==> flow/design.v <==
module comparator_9(
	output	[7:0]		out, 
	input					clk, 
	input					ldFilter, 
	input		[1:0]		selFilter, 
	input		[7:0]		in1, 
	input		[7:0]		in2, 
	input		[7:0]		in3, 
	input		[7:0]		in4, 
	input		[7:0]		in5, 
	input		[7:0]		in6, 
	input		[7:0]		in7, 
	input		[7:0]		in8, 
	input		[7:0]		in9
); 
wire	[7:0] max11, max12, max13, max21, max22, max23, max3; 
wire 	[7:0] med11, med12, med13, med21, med22, med23, med3; 
wire	[7:0]	min11, min12, min13, min21, min22, min23, min3; 
wire			en1, en2, en3; 
assign en1 = (ldFilter == 1) && (selFilter == 1); 
assign en2 = (ldFilter == 1) && (selFilter == 2); 
assign en3 = (ldFilter == 1) && (selFilter == 3); 
comparator comp11(.max (max11), .med (med11), .min (min11), .clk (clk), .en (en1), .in_1 (in1), .in_2 (in2), .in_3 (in3)); 
comparator comp12(.max (max12), .med (med12), .min (min12), .clk (clk), .en (en1), .in_1 (in4), .in_2 (in5), .in_3 (in6));
comparator comp13(.max (max13), .med (med13), .min (min13), .clk (clk), .en (en1), .in_1 (in7), .in_2 (in8), .in_3 (in9));
comparator comp21(.max (max21), .med (med21), .min (min21), .clk (clk), .en (en2), .in_1 (max11), .in_2 (max12), .in_3 (max13));
comparator comp22(.max (max22), .med (med22), .min (min22), .clk (clk), .en (en2), .in_1 (med11), .in_2 (med12), .in_3 (med13));
comparator comp23(.max (max23), .med (med23), .min (min23), .clk (clk), .en (en2), .in_1 (min11), .in_2 (min12), .in_3 (min13));
comparator comp3(.max (max3), .med (med3), .min (min3), .clk (clk), .en (en3), .in_1 (min21), .in_2 (med22), .in_3 (max23));
assign out = med3; 
endmodule
module comparator(
	output reg	[7:0]	max, 
	output reg	[7:0]	med, 
	output reg	[7:0]	min,
	input					clk, 
	input					en, 
	input			[7:0]	in_1, 
	input			[7:0]	in_2, 
	input			[7:0]	in_3
);
always@(posedge clk)
begin
	if(en)
	begin
	  if((in_1 >= in_2) && (in_1 >= in_3) && (in_2 >= in_3)) begin max <= in_1; med <= in_2; min <= in_3; end 
	  else if((in_1 >= in_2) && (in_1 >= in_3) && (in_3 >= in_2)) begin max <= in_1; med <= in_3; min <= in_2; end
	  else if((in_2 >= in_1) && (in_2 >= in_3) && (in_1 >= in_3)) begin max <= in_2; med <= in_1; min <= in_3; end
	  else if((in_2 >= in_1) && (in_2 >= in_3) && (in_3 >= in_1)) begin max <= in_2; med <= in_3; min <= in_1; end
	  else if((in_3 >= in_1) && (in_3 >= in_2) && (in_1 >= in_2)) begin max <= in_3; med <= in_1; min <= in_2; end
	  else if((in_3 >= in_1) && (in_3 >= in_2) && (in_2 >= in_1)) begin max <= in_3; med <= in_2; min <= in_1; end
	end
end
endmodule
module CU(
	output reg				ldAddr, 
	output reg	[2:0]		selAddr, 
	output reg				ldImage, 
	output reg	[2:0]		selImage, 
	output reg				ldFilter, 
	output reg 	[1:0]		selFilter, 
	output reg				done,
	input						clk, 
	input						rst
); 
reg	[3:0]	state; 
parameter S0 = 4'b0000, S1 = 4'b0001, S2 = 4'b0010, S3 = 4'b0011, S4 = 4'b0100, 
  S5 = 4'b0101, S6 = 4'b0110, S7 = 4'b0111, S8 = 4'b1000; 
parameter LENGTH = 640, WIDTH = 480; 
always@(posedge clk or negedge rst)
begin 
	if(!rst)	begin 
	  state <= 0;
	  ldAddr <= 0;			selAddr <= 0; 
	  ldImage <= 0;		selImage <= 0; 
	  ldFilter <= 0;		selFilter <= 0;  
	  done <= 0;  
	end
	else
	begin
		  ldAddr <= 0;			selAddr <= 0; 
		  ldImage <= 0;		selImage <= 0; 
		  ldFilter <= 0;		selFilter <= 0;  
		  done <= 0; 
		  case(state)
		  S0: 	begin state <= S1; 	ldAddr <= 1; 	selAddr <= 1; 		end 
		  S1: 	begin state <= S2; 	ldAddr <= 1; 	selAddr <= 2;  ldImage <= 1; 	selImage <= 1; end
		  S2: 	begin state <= S3; 	ldAddr <= 1; 	selAddr <= 3;  ldImage <= 1; 	selImage <= 2; end
		  S3: 	begin state <= S4; 	ldAddr <= 1; 	selAddr <= 4;  ldImage <= 1; 	selImage <= 3; end
		  S4: 	begin state <= S5; 	ldAddr <= 1; 	selAddr <= 5;  ldImage <= 1; 	selImage <= 4; end
		  S5: 	begin state <= S6;   ldImage <= 1; 	selImage <= 5; end		  
		  S6: 	begin state <= S7; 	ldFilter <= 1; 	selFilter <= 1; 	end 
		  S7: 	begin state <= S8; 	ldFilter <= 1; 	selFilter <= 2; 	end
		  S8: 	begin state <= S0; 	ldFilter <= 1; 	selFilter <= 3;   done <= 1; 	end
        default: begin state <= S0; end
        endcase
	end
end
endmodule 
module DU(
	output 		[7:0]		out, 
	output reg	[18:0]	out_address, 
	output reg				out_valid, 
	output		[18:0]	address_a, 
	output		[18:0]	address_b, 
	input			[7:0]		q_a, 
	input			[7:0]		q_b, 
	input 					clk, 
	input						rst, 
	input						ldAddr, 
	input			[2:0]		selAddr, 
	input 					ldImage,  
	input 		[2:0] 	selImage, 
	input 					ldFilter, 
	input 		[1:0]		selFilter, 
	input                done 
); 
reg 	[18:0]	addr_a; 
reg	[18:0]	addr_b; 
reg 	[7:0] 	in1;  
reg 	[7:0] 	in2; 
reg 	[7:0] 	in3;
reg 	[7:0] 	in4;  
reg 	[7:0] 	in5;  
reg 	[7:0] 	in6;  
reg 	[7:0] 	in7;  
reg 	[7:0] 	in8;  
reg 	[7:0] 	in9;
reg [10:0] column;
reg [9:0] row;
reg [1:0] extra_bits;
reg				ldImage_d; 
reg	[2:0]		selImage_d; 
reg				ldFilter_d; 
reg	[1:0]		selFilter_d; 
parameter LENGTH = 480, WIDTH = 640; 
always@(posedge clk or negedge rst)
begin 
  if(!rst) begin 
    ldImage_d <= 0; selImage_d <= 0; 
    ldFilter_d <= 0; selFilter_d <= 0; 
    out_valid <= 0; 
  end 
  else begin 
    ldImage_d <= ldImage; selImage_d <= selImage; 
    ldFilter_d <= ldFilter; selFilter_d <= selFilter; 
    out_valid <= ldFilter_d && (selFilter_d == 3); 
  end 
end
always@(posedge clk or negedge rst)
begin 
  if(!rst) begin 
    column <= 0; row <= 0; 
  end 
  else if(done) begin 
    if(column == LENGTH - 1) 
	   begin column <= 0; row <= (row == WIDTH - 1) ? 10'd0 : row + 1; end 
	 else column <= column + 1; 
  end
end
always@(posedge clk)
begin 
  if(done) out_address <= LENGTH * row + column; 
end
always@(posedge clk or negedge rst) begin
  if(!rst) begin
    addr_a <= 0; addr_b <= 0;
  end
  else if(ldAddr) begin
  if(row > 0 && row < (WIDTH - 1) && column > 0 && column < (LENGTH - 1) ) begin
    case(selAddr)
    1: begin 	{extra_bits, addr_a} <= LENGTH * (row - 1) + column - 1 ; 	
	  			   {extra_bits, addr_b} <= LENGTH * (row - 1) + column; 	
		 end 
    2: begin 	{extra_bits, addr_a} <= LENGTH * (row - 1) + column + 1; 	
				   {extra_bits, addr_b} <= LENGTH * row + column - 1; 			
		 end
    3: begin 	{extra_bits, addr_a} <= LENGTH * row + column; 	
				   {extra_bits, addr_b} <= LENGTH * row + column + 1; 	
		 end
    4: begin 	{extra_bits, addr_a} <= LENGTH * (row + 1) + column - 1; 	
				   {extra_bits, addr_b} <= LENGTH * (row + 1) + column; 	
		 end
    5: begin 	{extra_bits, addr_a} <= LENGTH * (row + 1) + column + 1;
		 end
  endcase
  end
  else if ((row == 0) || (column == 0) || (column == (LENGTH-1)) || (row == (WIDTH-1) )) begin
    if(selAddr != 0)
    begin  {extra_bits, addr_a} <= LENGTH * row + column; 
			  {extra_bits, addr_b} <= LENGTH * row + column;
			  end
  end 
  end  
  end  
assign address_a = addr_a; 
assign address_b = addr_b; 
always@(posedge clk)
begin 
  if(ldImage_d) 
  begin 
    case(selImage_d)
	 1: begin in1 <= q_a; in2 <= q_b; end 
	 2: begin in3 <= q_a; in4 <= q_b; end
	 3: begin in5 <= q_a; in6 <= q_b; end
	 4: begin in7 <= q_a; in8 <= q_b; end
	 5: begin in9 <= q_a; end
    endcase 
  end 
end
comparator_9 comp(	
	.out				(out), 
	.clk				(clk), 
	.ldFilter		(ldFilter_d), 
	.selFilter		(selFilter_d), 
	.in1				(in1), 
	.in2				(in2), 
	.in3				(in3), 
	.in4				(in4), 
	.in5				(in5), 
	.in6				(in6), 
	.in7				(in7), 
	.in8				(in8), 
	.in9				(in9)
);
endmodule 
module medianFilter(
	output	[7:0]		out, 
	output 	[18:0]	out_address, 
	output				out_valid, 
	output	[18:0]	address_a, 
	output	[18:0]	address_b, 
	input		[7:0]		q_a, 
	input		[7:0]		q_b, 
	input					clk, 
	input 				rst
); 
wire 			ldAddr; 
wire			ldImage; 
wire 			ldFilter; 
wire 			done; 
wire	[2:0]	selAddr; 
wire 	[1:0]	selFilter; 
wire 	[2:0]	selImage; 
DU du(
	.out					(out), 
	.out_address		(out_address), 
	.out_valid			(out_valid), 
	.address_a			(address_a), 
	.address_b			(address_b), 
	.q_a					(q_a), 
	.q_b					(q_b), 
	.clk					(clk), 
	.rst					(rst), 
	.ldAddr				(ldAddr), 
	.selAddr				(selAddr), 
	.ldImage				(ldImage), 
	.selImage			(selImage), 
	.ldFilter			(ldFilter), 
	.selFilter			(selFilter), 
	.done             (done)
); 
CU	cu(
	.ldAddr				(ldAddr), 
	.selAddr				(selAddr), 
	.ldImage				(ldImage), 
	.selImage			(selImage), 
	.ldFilter			(ldFilter), 
	.selFilter			(selFilter), 
	.done					(done), 
	.clk					(clk), 
	.rst					(rst)
); 
endmodule 
# Step by step through the tools: medianFilter
# What the tools print for medianFilter, step after step.
# Lines are those of the file above, counted from 1.
# Library cell names are shortened.
# The mark n/a stands for no value.
[setup]
top = "medianFilter"
clock_port = "clk"
library = "sky130hd"
corner = "tt_025C_1v80"

# Word level
# Source: Yosys, flattened and elaborated, memories not mapped. Widths are those after wreduce. Registers that Yosys merges into a memory's read port (data or address) are not register bits. Print and check cells do not count. Equal cells are merged and count once.
[bits]
reg_bits = 278
out_inout_bits = 66
elab_cells = 323
[op_classes]
addsub = 12
n_mul = 3
cmp = 46
equal = 25
mux = 94
n_reduce_logical = 103
[op_table]
columns = ["operator", "n"]
rows = [
  ["2-to-1 mux 8 bit", 78],
  ["greater-or-equal comparator 8 bit", 42],
  ["multiplier 4 x 32 -> 14 bit with constant A", 1],
  ["case mux 19 bit (select 5 bit)", 1],
  ["case mux 19 bit (select 4 bit)", 1],
  ["2-to-1 mux 19 bit", 4],
  ["logical AND 1 bit", 69],
  ["adder 19 x 1 -> 19 bit with constant B", 3],
  ["subtractor 19 x 1 -> 19 bit with constant B", 3],
  ["adder 19 x 11 -> 19 bit", 3],
  ["multiplier 4 x 10 -> 14 bit with constant A", 1],
  ["multiplier 4 x 11 -> 14 bit with constant A", 1],
  ["nonzero test 6 bit", 7],
  ["case mux 4 bit (select 8 bit)", 1],
  ["case mux 3 bit (select 5 bit)", 2],
  ["AND reduction 2 bit", 13],
  ["== test 4 x 3 -> 1 bit with constant B", 4],
  ["== test 3 x 2 -> 1 bit with constant B", 4],
  ["== test 3 bit with constant B", 4],
  ["adder 10 x 1 -> 11 bit with constant B", 1],
  ["subtractor 10 x 1 -> 11 bit with constant B", 1],
  ["adder 11 x 1 -> 11 bit with constant B", 1],
  ["> comparator 11 x 1 -> 1 bit with constant B", 1],
  ["less-than comparator 11 x 9 -> 1 bit with constant B", 1],
  ["== test 11 x 9 -> 1 bit with constant B", 1],
  ["zero test 11 bit", 1],
  ["2-to-1 mux 11 bit", 1],
  ["> comparator 10 x 1 -> 1 bit with constant B", 1],
]
# Other operator kinds: 21; their cells: 32.

# Logic depth
# Longest topological path by Yosys (ltp), each cell counted once; first at word level (registers and memories cut), then after technology mapping (sequential cells cut; the memories' decode and read muxes count).
[depth]
word_depth = 9
abc_area = 0
ltp_mapped = 25

# After synthesis
# The flow's flattened synthesis, as Yosys stat reports it; memories are mapped. The netlist is that of the ABC_AREA named above (0 if unset); the other value can give another one.
[mapped]
stdcells = 2576
synth_area_um2 = 24080.6
flip_flops = 283
buf_cells = 58
[by_type]
columns = ["type", "n"]
rows = [
  ["edfxtp_1", 195],
  ["ha_1", 296],
  ["dfrtp_1", 87],
  ["inv_1", 257],
  ["a21oi_1", 180],
  ["o21ai_0", 175],
  ["fa_1", 42],
  ["xnor2_1", 86],
  ["nor2_1", 188],
  ["nand2_1", 153],
  ["mux2i_1", 48],
  ["o21a_1", 50],
  ["a21o_1", 49],
  ["nand4_1", 53],
  ["xor2_1", 36],
  ["nand2b_1", 47],
  ["o22ai_1", 41],
  ["nor2b_1", 40],
]
# Not listed: further types 84, cells in them 553.
# The figures by module come from a second, unflattened synthesis with its own total; it is not the netlist above.
[hier_totals]
cells_unflattened = 3139
hier_area_um2 = 29477.0
# Rows give one instance, submodules left out.
[modules]
columns = ["module", "instances", "cells", "mod_area_um2"]
rows = [
  ["comparator", 7, 253, 2287.2],
  ["DU", 1, 1333, 12839.8],
  ["CU", 1, 32, 601.8],
  ["comparator_9", 1, 3, 25.0],
  ["medianFilter", 1, 0, 0.0],
]

# Worst setup path after synthesis
# Source: OpenSTA report_checks on the synthesized netlist (no wires, ideal clock, input and output delay 20% of the period each), path of least setup slack; recovery checks are left aside. Register names are those of the netlist, which keeps one name where synthesis merged equal registers.
[synth_timing]
kind = "reg-to-reg"
from = "reg du.row[0]"
to = "reg du.addr_a[16]"
period_ns = 7.0
arrival_time_ns = 5.625
required_ns = 6.920
setup_slack_ns = 1.295
delay_ns = 5.705
path_stages = 24
n_path_buf = 1
period_less_setup_slack_ns = 5.705
# "delay_ns" is the arrival time less input delay plus setup time.
# "path_stages" counts driving pins, that of a launching flip-flop among them; a cell with two outputs on the path counts twice.
# "period_less_setup_slack_ns" = period - worst setup slack (recovery checks aside). The figure is calculated, with input and output delays left at 20% of the set period.
# The rows between start and end are the longest chain of elaborated cells between them; the timing report does not say that the signal goes this way. Where chains are equally long, one stands for them.
# A line is the first line of the expression or statement that the cell stems from. Yosys adds cells for indexed reads and writes and turns some case tables into memories.
[synth_via]
path_cell_list = "dfrtp_1 > clkbuf_1 > inv_1 > ha_1 > xnor2_1 > inv_1 > ha_1 > xor2_1 > fa_1 > inv_1 > ha_1 > a21oi_1 > xnor2_1 > ha_1 > or2_2 > o32a_1 > a21boi_0 > or3_1 > and4_1 > nand4_4 > or4_1 > a21oi_1 > o311ai_1 > a2bb2oi_1"
elab_chain_cells = 6
cone_cells = 30
cone_classes = "add/sub (9); mul (3); compare (2); eq/ne (2); mux (4); reduce/logical (10)"
[synth_lines]
columns = ["item", "line", "text"]
rows = [
  ["from (decl)", 130, "reg [9:0] row;"],
  ["from (assign)", 153, "column <= 0; row <= 0;"],
  ["from (assign)", 157, "begin column <= 0; row <= (row == WIDTH - 1) ? 10'd0 : row + 1; end"],
  ["adder 10 x 1 -> 11 bit", 184, "5: begin {extra_bits, addr_a} <= LENGTH * (row + 1) + column + 1;"],
  ["multiplier 4 x 11 -> 14 bit", 184, ""],
  ["adder 19 x 11 -> 19 bit", 184, ""],
  ["adder 19 x 1 -> 19 bit", 184, ""],
  ["case mux 19 bit (select 5 bit)", 171, "case(selAddr)"],
  ["2-to-1 mux 19 bit", 170, "if(row > 0 && row < (WIDTH - 1) && column > 0 && column < (LENGTH - 1) ) begin"],
  ["to (assign)", 167, "addr_a <= 0; addr_b <= 0;"],
  ["to (decl)", 118, "reg [18:0] addr_a;"],
]

# Worst path after layout
# Path of least setup slack in the final report of run 1 (OpenROAD, finished layout, wires in). Where an end is a register, its clock arrival counts in the times.
[layout_timing]
kind = "reg-to-reg"
from = "reg du.row[2]"
to = "reg du.addr_a[16]"
period_ns = 6.67
arrival_time_ns = 6.77
required_ns = 7.16
setup_slack_ns = 0.38
path_stages = 22
n_path_buf = 0
# The rows between start and end are the longest chain of elaborated cells between them; the timing report does not say that the signal goes this way. Where chains are equally long, one stands for them.
[layout_via]
path_cell_list = "dfrtp_1 > inv_1 > ha_1 > a21bo_2 > xnor2_1 > xnor2_1 > xnor2_1 > fa_1 > inv_1 > ha_1 > xnor2_1 > ha_1 > or2_2 > o32a_1 > a21boi_0 > or3_1 > and4_1 > nand4_4 > or4_1 > a21oi_1 > o311ai_1 > a2bb2oi_1"
elab_chain_cells = 6
cone_cells = 30
cone_classes = "add/sub (9); mul (3); compare (2); eq/ne (2); mux (4); reduce/logical (10)"
[layout_lines]
columns = ["item", "line", "text"]
rows = [
  ["from (decl)", 130, "reg [9:0] row;"],
  ["from (assign)", 153, "column <= 0; row <= 0;"],
  ["from (assign)", 157, "begin column <= 0; row <= (row == WIDTH - 1) ? 10'd0 : row + 1; end"],
  ["adder 10 x 1 -> 11 bit", 184, "5: begin {extra_bits, addr_a} <= LENGTH * (row + 1) + column + 1;"],
  ["multiplier 4 x 11 -> 14 bit", 184, ""],
  ["adder 19 x 11 -> 19 bit", 184, ""],
  ["adder 19 x 1 -> 19 bit", 184, ""],
  ["case mux 19 bit (select 5 bit)", 171, "case(selAddr)"],
  ["2-to-1 mux 19 bit", 170, "if(row > 0 && row < (WIDTH - 1) && column > 0 && column < (LENGTH - 1) ) begin"],
  ["to (assign)", 167, "addr_a <= 0; addr_b <= 0;"],
  ["to (decl)", 118, "reg [18:0] addr_a;"],
]

# Measured results for medianFilter: 3 stored runs of the Yosys and OpenROAD flow on sky130hd. The settings differ; the order carries no meaning. The constraints put input and output delay at 20% of the set period each and load the outputs with 0.01 pF.
# "worst_path_time_ns" is the time allowed to the run's worst setup path (the clock period less input and output delay, where it has them) less its slack. Clock arrival times count: a late capture clock shortens it, a late launch clock lengthens it.
# "final_power_uw": no workload was simulated; the value follows from the tool's default switching activity.

[[run]]
name = "run 1"
[run.settings]
CORE_UTILIZATION = 40
PLACE_DENSITY = 0.6
SETUP_SLACK_MARGIN = -0.54
period_ns = 6.67
CAP_MARGIN = 20
CORE_MARGIN = 2
SLEW_MARGIN = 20
[run.results]
worst_path_time_ns = 6.29
timing.worst_path_kind = "reg-to-reg"
yosys.chip_area_um2 = 24080.6
post_route_util_pct = 45.8
final_power_uw = 3844
worst_setup_slack_ns = 0.382
dieArea_um2 = 62180.4
finish.stdcell_area_um2 = 27106.0

[[run]]
name = "run 2"
[run.settings]
CAP_MARGIN = 30
CELL_PAD_IN_SITES_DETAIL_PLACEMENT = 2
CELL_PAD_IN_SITES_GLOBAL_PLACEMENT = 3
CORE_MARGIN = 6
CORE_UTILIZATION = 41
CTS_CLUSTER_SIZE = 42
GPL_TIMING_DRIVEN = 0
MAX_ROUTING_LAYER = "met4"
MIN_ROUTING_LAYER = "met1"
PLACE_DENSITY = 0.69
SETUP_SLACK_MARGIN = 1.41
TNS_END_PERCENT = 90
period_ns = 7.0
SLEW_MARGIN = 20
[run.results]
worst_path_time_ns = 7.00
timing.worst_path_kind = "reg-to-reg"
yosys.chip_area_um2 = 24080.6
post_route_util_pct = 52.1
final_power_uw = 3727
worst_setup_slack_ns = -0.002
dieArea_um2 = 64693.9
finish.stdcell_area_um2 = 30088.9

[[run]]
name = "run 3"
[run.settings]
CELL_PAD_IN_SITES_DETAIL_PLACEMENT = 1
CORE_ASPECT_RATIO = 0.54
CTS_CLUSTER_DIAMETER = 291
CTS_CLUSTER_SIZE = 43
SLEW_MARGIN = 15
period_ns = 7.0
CAP_MARGIN = 20
CORE_MARGIN = 2
CORE_UTILIZATION = 40
[run.results]
worst_path_time_ns = 6.59
timing.worst_path_kind = "reg-to-reg"
yosys.chip_area_um2 = 24080.6
post_route_util_pct = 44.0
final_power_uw = 2661
worst_setup_slack_ns = 0.407
dieArea_um2 = 62273.1
finish.stdcell_area_um2 = 26347.8
